==> flow/design.v <==
module APB_master(input Transfer,               
                  input Wr_Rd,                  
                  input [4:0] Address,          
                  input [31:0] write_data,      
                  output reg [31:0] read_data,  
                  input PCLK,                   
                  input PRESETn,                
                  input PREADY,                 
                  input [31:0] PRDATA,          
                  input PSLVERR,                
                  output [4:0] PADDR,           
                  output PSELx,                 
                  output PENABLE,               
                  output PWRITE,                
                  output [31:0] PWDATA);        
    parameter IDLE = 2'b00, SETUP = 2'b01, ACCESS = 2'b10;
    (* fsm_encoding = "none" *) reg [1:0] ps;
    reg [1:0] ns;
    reg [4:0]  paddr_q;
    reg        pwrite_q;
    reg [31:0] pwdata_q;
    wire setup_open = PRESETn && Transfer && (ps == SETUP);
    always @(posedge PCLK) begin
        if (!PRESETn)
            ps <= IDLE;
        else
            ps <= ns;
    end
    always @(*) begin
        if (!PRESETn  || !Transfer)
            ns = IDLE;
        else
        begin
            case (ps)
                IDLE:    ns = SETUP;
                SETUP:   ns = PSLVERR ? IDLE : ACCESS;
                ACCESS:  ns = PSLVERR ? IDLE : (PREADY ? SETUP : ACCESS);
                default: ns = IDLE;
            endcase
        end
    end
    assign PSELx   = (ps == SETUP) || (ps == ACCESS);
    assign PENABLE = (ps == ACCESS);
    always @(posedge PCLK) begin
        if (setup_open) begin
            paddr_q  <= Address;
            pwrite_q <= Wr_Rd;
            if (Wr_Rd)
                pwdata_q <= write_data;
        end
    end
    assign PADDR  = setup_open ? Address : paddr_q;
    assign PWRITE = setup_open ? Wr_Rd   : pwrite_q;
    assign PWDATA = (setup_open && Wr_Rd) ? write_data : pwdata_q;
    always @(posedge PCLK) begin
        if (PRESETn && PSELx && PENABLE && PREADY && !PSLVERR && !PWRITE)
            read_data <= PRDATA;
    end
endmodule
module APB_slave(input PCLK,                
                 input PRESETn,             
                 input [4:0] PADDR,         
                 input PSELx,               
                 input PENABLE,             
                 input PWRITE,              
                 input [31:0]PWDATA,        
                 output PREADY,             
                 output [31:0] PRDATA,      
                 output PSLVERR);           
    reg [31:0] mem [0:31];  
    assign PREADY  = PRESETn && PSELx && PENABLE;
    assign PSLVERR = 1'b0;
    always @(posedge PCLK) begin
        if (PRESETn && PSELx && PENABLE && PWRITE)
            mem[PADDR] <= PWDATA;
    end
    assign PRDATA = mem[PADDR];
endmodule
module APB_top(input PCLK,
               input PRESETn,
               input Transfer,
               input Wr_Rd,
               input [4:0] Address,
               input [31:0] write_data,
               output [31:0] read_data);
    wire [4:0] PADDR;
    wire [31:0] PWDATA,PRDATA;
    wire PSELx,PENABLE,PWRITE,PREADY,PSLVERR;
    APB_master Design_master(Transfer,Wr_Rd,Address,write_data,read_data,PCLK,PRESETn,PREADY,PRDATA,PSLVERR,PADDR,PSELx,PENABLE,PWRITE,PWDATA);
    APB_slave Design_slave(PCLK,PRESETn,PADDR,PSELx,PENABLE,PWRITE,PWDATA,PREADY,PRDATA,PSLVERR);
endmodule
Wiki page: APB_top / tool data

==> Tool chain data of APB_top <==
Tool output for the design above before and after an edit, in the order of the flow.
Lines under "before" count in the file above, lines under "after" in the edited file.
"delta": "after" minus "before" as printed here. "rel_change_pct": 100 x difference / "before".
Operators: Yosys type, input widths -> output width; for muxes data width and select width s.
Library cell names are shortened.
{ "setup": {"top": "APB_top", "clk_port": "PCLK", "cell_library": "sky130hd", "corner": "tt_025C_1v80"} }

==> Diff <==
The edit as a unified diff against the file above.
A script made this edit. It changes what the design does and was not meant as an optimisation.
begin of diff
@@ -33,5 +33,4 @@
         begin
             case (ps)
-                IDLE:    ns = SETUP;
                 SETUP:   ns = PSLVERR ? IDLE : ACCESS;
                 ACCESS:  ns = PSLVERR ? IDLE : (PREADY ? SETUP : ACCESS);
end of diff

==> After elaboration <==
Source: Yosys, flattened and elaborated, memories not mapped. Widths are those after wreduce. Print and check cells do not count. Equal cells are merged and count once.
Memory sizes are those after Yosys's memory passes, which may raise the word count (mostly to a power of two), join words into wider ones and drop unused or constant bits.
{ "bits": {"columns": ["element", "before", "after", "delta", "rel_change_pct"], "rows": [
  ["clocked_rd_ports_x_width", 32, 32, 0, 0.00],
  ["regBits", 40, 40, 0, 0.00],
  ["input_bits", 41, 41, 0, 0.00],
  ["latchBits", 0, 0, 0, null],
  ["mem_count", 1, 1, 0, 0.00],
  ["mem_bits_ro", 0, 0, 0, null],
  ["elab_cells", 31, 30, -1, -3.23],
  ["ramBits", 1024, 1024, 0, 0.00]
]} }
{ "classes": {"columns": ["element", "before", "after", "delta", "rel_change_pct"], "rows": [
  ["n_eq", 2, 2, 0, 0.00],
  ["mux", 8, 8, 0, 0.00],
  ["shift", 0, 0, 0, null],
  ["compare", 0, 0, 0, null],
  ["add_sub_neg", 0, 0, 0, null],
  ["n_logic", 1, 1, 0, 0.00],
  ["n_div", 0, 0, 0, null],
  ["n_mul", 0, 0, 0, null],
  ["reduce_and_logical", 15, 14, -1, -6.67]
]} }
{ "memory_table": {"columns": ["element", "before", "after"], "rows": [
  ["memory_list", "Design_slave.mem 32 x 32 bit 1R1W", "Design_slave.mem 32 x 32 bit 1R1W"]
]} }
{ "ops": {"columns": ["op", "before", "after", "delta", "rel_change_pct"], "rows": [
  ["$logic_not 2->1", 1, 0, -1, -100.00],
  ["$pmux 2 s3", 1, 0, -1, -100.00],
  ["$pmux 2 s2", 0, 1, 1, null],
  ["$logic_and 1x1->1", 7, 7, 0, 0.00],
  ["$logic_not 1->1", 3, 3, 0, 0.00],
  ["$logic_or 1x1->1", 2, 2, 0, 0.00],
  ["$mux 1", 2, 2, 0, 0.00],
  ["$mux 32", 2, 2, 0, 0.00],
  ["$mux 5", 2, 2, 0, 0.00],
  ["$eq 2x1->1 const B", 1, 1, 0, 0.00],
  ["$eq 2x2->1 const B", 1, 1, 0, 0.00],
  ["$mux 2", 1, 1, 0, 0.00],
  ["$not 1->1", 1, 1, 0, 0.00],
  ["$reduce_and 2->1", 1, 1, 0, 0.00],
  ["$reduce_or 2->1", 1, 1, 0, 0.00]
]} }

==> Longest topological paths <==
Yosys ltp: most cells in a row. Word level: on the elaborated netlist, between registers, memories and ports. Mapped: between sequential cells and ports; inverters and the memories' decode and read muxes count.
{ "depth": {"columns": ["element", "before", "after", "delta", "rel_change_pct"], "rows": [
  ["depth_word", 6, 6, 0, 0.00],
  ["ABC_AREA", "0", "0", null, null],
  ["ltp_mapped", 10, 13, 3, 30.00],
  ["depth_no_buf", 7, 9, 2, 28.57]
]} }

==> Synthesis result <==
Source: synth_stat.txt of the flow (Yosys; design flattened, memories mapped). It holds for the ABC_AREA given above (unset counts as 0); a run with the other value may have another netlist.
{ "types": {"columns": ["type", "before", "after", "delta", "rel_change_pct"], "rows": [
  ["mux2i_1", 0, 224, 224, null],
  ["a22oi_1", 115, 5, -110, -95.65],
  ["nand3_1", 121, 22, -99, -81.82],
  ["nand2_1", 356, 445, 89, 25.00],
  ["mux4_2", 141, 210, 69, 48.94],
  ["a211oi_1", 0, 58, 58, null],
  ["nor3_1", 7, 62, 55, 785.71],
  ["nor2_1", 34, 86, 52, 152.94],
  ["a22o_1", 0, 50, 50, null],
  ["o22ai_1", 0, 50, 50, null],
  ["clkbuf_1", 46, 85, 39, 84.78],
  ["nand4_1", 32, 1, -31, -96.88],
  ["buf_1", 6, 33, 27, 450.00],
  ["a211o_1", 0, 25, 25, null],
  ["a311oi_1", 0, 25, 25, null],
  ["or4_1", 0, 25, 25, null],
  ["a21oi_1", 241, 262, 21, 8.71],
  ["buf_2", 67, 84, 17, 25.37]
]} }
Not every row of either side is listed.
{ "synth_totals": {"columns": ["element", "before", "after", "delta", "rel_change_pct"], "rows": [
  ["mapped_area_um2", 41652.4, 47167.7, 5515.3, 13.24],
  ["ff_cells", 1096, 1096, 0, 0.00],
  ["seq_area_um2", 32831.5, 32831.5, 0.0, 0.00],
  ["n_buf", 134, 209, 75, 55.97],
  ["cell_count", 2338, 2953, 615, 26.30]
]} }
By module: a second synthesis without flattening, with its own total; a netlist apart from the flattened one above.
{ "unflattened": {"columns": ["element", "before", "after", "delta", "rel_change_pct"], "rows": [
  ["hier_cells", 2213, 2211, -2, -0.09],
  ["hier_area_um2", 41934.0, 41924.0, -10.0, -0.02]
]} }
Rows give one instance, submodules left out.
{ "modules_before": {"columns": ["mod", "n_cells", "mod_area_um2", "n_inst"], "rows": [
  ["APB_slave", 2081, 39123.8, 1],
  ["APB_master", 132, 2810.2, 1],
  ["APB_top", 0, 0.0, 1]
]} }
{ "modules_after": {"columns": ["mod", "n_cells", "mod_area_um2", "n_inst"], "rows": [
  ["APB_slave", 2081, 39123.8, 1],
  ["APB_master", 130, 2800.2, 1],
  ["APB_top", 0, 0.0, 1]
]} }

==> Worst setup path after synthesis <==
Path of least setup slack by OpenSTA after synthesis, without wires, with an ideal clock, recovery checks aside; 20% of the period is set as input and as output delay. Where synthesis merged equal registers, the netlist keeps one of their names.
{ "synth_path": {"columns": ["element", "before", "after", "delta", "rel_change_pct"], "rows": [
  ["path_kind", "input-to-reg", "input-to-reg", null, null],
  ["start", "input PRESETn", "input PRESETn", null, null],
  ["end", "memory Design_slave.mem[0][0]", "memory Design_slave.mem[0][0]", null, null],
  ["path_delay_ns", 3.134, 3.329, 0.195, 6.22],
  ["path_stages", 8, 8, 0, 0.00],
  ["clock_period_ns", 5.0, 5.0, 0.0, 0.00],
  ["t_arrival_ns", 3.713, 3.908, 0.195, 5.25],
  ["required_time_ns", 4.579, 4.579, 0.000, 0.00],
  ["path_slack_ns", 0.866, 0.671, -0.195, null],
  ["setup_time_ns", 0.421, 0.421, 0.000, null],
  ["synth_period_reached_ns", 4.134, 4.329, 0.195, 4.72]
]} }
"path_delay_ns" is the arrival time less input delay plus setup time.
"path_stages" counts driving pins, that of a launching flip-flop among them; a cell with two outputs on the path counts twice.
"synth_period_reached_ns" is the clock period less the worst setup slack; recovery checks do not enter. This is arithmetic on one report: input and output delays are still those of the set period (20% each).
The rows between start and end are the longest chain of elaborated cells between them; the timing report does not say that the signal goes this way. Where chains are equally long, one stands for them.
A line is the first line of the expression or statement that the cell stems from. Yosys adds cells for indexed reads and writes and turns some case tables into memories.
before: The path ends at the enable pin of a flip-flop; only ways to that pin are counted.
{ "synth_via_before": {"cell_sequence": "nand4b_4 > mux2i_4 > buf_6 > buf_6 > buf_4 > buf_2 > nand2_1 > nor2_1", "elab_chain_cells": 5} }
{ "synth_lines_before": {"columns": ["element", "line", "source"], "rows": [
  ["start, declared", 80, "input PRESETn,"],
  ["$logic_and 1x1->1 x2", 22, "wire setup_open = PRESETn && Transfer && (ps == SETUP);"],
  ["$mux 1", 53, "assign PWRITE = setup_open ? Wr_Rd   : pwrite_q;"],
  ["$logic_and 1x1->1", 74, "if (PRESETn && PSELx && PENABLE && PWRITE)"],
  ["$mux 5", 74, null],
  ["end, declared", 70, "reg [31:0] mem [0:31];"]
]} }
after: The path ends at the enable pin of a flip-flop; only ways to that pin are counted.
{ "synth_via_after": {"cell_sequence": "and3_1 > buf_4 > mux2i_4 > buf_2 > buf_2 > buf_2 > nand3_1 > nor2_1", "elab_chain_cells": 5} }
{ "synth_lines_after": {"columns": ["element", "line", "source"], "rows": [
  ["start, declared", 79, "input PRESETn,"],
  ["$logic_and 1x1->1 x2", 22, "wire setup_open = PRESETn && Transfer && (ps == SETUP);"],
  ["$mux 1", 52, "assign PWRITE = setup_open ? Wr_Rd   : pwrite_q;"],
  ["$logic_and 1x1->1", 73, "if (PRESETn && PSELx && PENABLE && PWRITE)"],
  ["$mux 5", 73, null],
  ["end, declared", 69, "reg [31:0] mem [0:31];"]
]} }

==> Path in the finished layout <==
From the final timing report of each run of set A: the path of least setup slack in the routed layout; clock arrival at registers is part of the times.
{ "layout_path": {"columns": ["element", "before", "after", "delta", "rel_change_pct"], "rows": [
  ["path_kind", "input-to-reg", "reg-to-reg", null, null],
  ["start", "input PRESETn", "register Design_master.ps[1]", null, null],
  ["end", "register Design_master.read_data[26]", "memory Design_slave.mem[14][10]", null, null],
  ["clock_period_ns", 3.94, 3.94, 0.00, 0.00],
  ["required_time_ns", 4.30, 4.30, 0.00, 0.00],
  ["path_slack_ns", 0.76, 0.59, -0.17, null],
  ["path_stages", 8, 11, 3, 37.50],
  ["setup_time_ns", 0.30, 0.30, 0.00, null],
  ["t_arrival_ns", 3.54, 3.72, 0.18, 5.08]
]} }
The rows between start and end are the longest chain of elaborated cells between them; the timing report does not say that the signal goes this way. Where chains are equally long, one stands for them.
{ "layout_via_before": {"cell_sequence": "clkdlybuf4s50_1 > nand4b_4 > mux2i_4 > buf_4 > buf_4 > mux4_2 > a22oi_1 > nand4_1", "elab_chain_cells": 5} }
{ "layout_lines_before": {"columns": ["element", "line", "source"], "rows": [
  ["start, declared", 80, "input PRESETn,"],
  ["$logic_and 1x1->1 x2", 22, "wire setup_open = PRESETn && Transfer && (ps == SETUP);"],
  ["$mux 1", 53, "assign PWRITE = setup_open ? Wr_Rd   : pwrite_q;"],
  ["$logic_not 1->1", 56, "if (PRESETn && PSELx && PENABLE && PREADY && !PSLVERR && !PWRITE)"],
  ["$logic_and 1x1->1", 56, null],
  ["end, declared", 5, "output reg [31:0] read_data,"]
]} }
after: The path ends at the enable pin of a flip-flop; only ways to that pin are counted.
{ "layout_via_after": {"cell_sequence": "dfxtp_1 > inv_1 > ha_1 > and3_4 > mux2i_4 > buf_4 > buf_4 > nand3_1 > buf_12 > nor2_4 > buf_12", "elab_chain_cells": 6} }
{ "layout_lines_after": {"columns": ["element", "line", "source"], "rows": [
  ["start, declared", 17, "(* fsm_encoding = \"none\" *) reg [1:0] ps;"],
  ["start, assigned", 25, "ps <= IDLE;"],
  ["start, assigned", 27, "ps <= ns;"],
  ["$eq 2x1->1", 41, "assign PSELx   = (ps == SETUP) || (ps == ACCESS);"],
  ["$logic_or 1x1->1", 41, null],
  ["$logic_and 1x1->1 x3", 73, "if (PRESETn && PSELx && PENABLE && PWRITE)"],
  ["$mux 5", 73, null],
  ["end, declared", 69, "reg [31:0] mem [0:31];"]
]} }

==> Layout results <==
Runs of the flow (Yosys, OpenROAD) on both versions; the two runs of a pair have the same settings. The constraints put input and output delay at 20% of the set period each and load the outputs with 0.01 pF.
{ "flow_settings_set_A": {"CORE_UTILIZATION": 40, "PLACE_DENSITY": 0.6, "period_ns": 3.94, "CAP_MARGIN": 20, "CORE_MARGIN": 2, "SLEW_MARGIN": 20} }
{ "results_set_A": {"columns": ["element", "before", "after", "delta", "rel_change_pct"], "rows": [
  ["design_power_mw", 26.759, 23.008, -3.751, -14.02],
  ["die_area_um2", 106730.0, 120683.0, 13953.0, 13.07],
  ["layout_stdcell_area_um2", 49083.3, 55169.2, 6085.9, 12.40],
  ["finish.utilization_frac", 0.475, 0.473, -0.002, null],
  ["achieved_clock_period_ns", 3.176, 3.353, 0.177, 5.57],
  ["synthArea_um2", 41652.4, 47167.7, 5515.3, 13.24],
  ["total_negative_slack_ns", 0.000, 0.000, 0.000, null],
  ["ws_setup_ns", 0.764, 0.587, -0.177, null],
  ["fin_hold_ws_ns", 0.501, 0.535, 0.034, null]
]} }
{ "flow_settings_set_B": {"CAP_MARGIN": 15, "CORE_UTILIZATION": 21, "GPL_ROUTABILITY_DRIVEN": 0, "GPL_TIMING_DRIVEN": 1, "MAX_ROUTING_LAYER": "met5", "PLACE_DENSITY": 0.4, "period_ns": 6.91, "CORE_MARGIN": 2, "SLEW_MARGIN": 20} }
{ "results_set_B": {"columns": ["element", "before", "after", "delta", "rel_change_pct"], "rows": [
  ["design_power_mw", 15.622, 13.797, -1.825, -11.68],
  ["die_area_um2", 201924.0, 228417.0, 26493.0, 13.12],
  ["layout_stdcell_area_um2", 50019.2, 55923.6, 5904.4, 11.80],
  ["finish.utilization_frac", 0.254, 0.251, -0.003, null],
  ["achieved_clock_period_ns", 4.603, 4.422, -0.181, -3.93],
  ["synthArea_um2", 41652.4, 47167.7, 5515.3, 13.24],
  ["total_negative_slack_ns", 0.000, 0.000, 0.000, null],
  ["ws_setup_ns", 2.307, 2.488, 0.181, null],
  ["fin_hold_ws_ns", 0.479, 0.561, 0.082, null]
]} }
"achieved_clock_period_ns" is the run's clock period less its worst setup slack. It is reckoned from that one timing run; input and output delays stay at 20% of the period that was set.
"design_power_mw" is the tool's figure for a default switching activity; nothing was simulated.
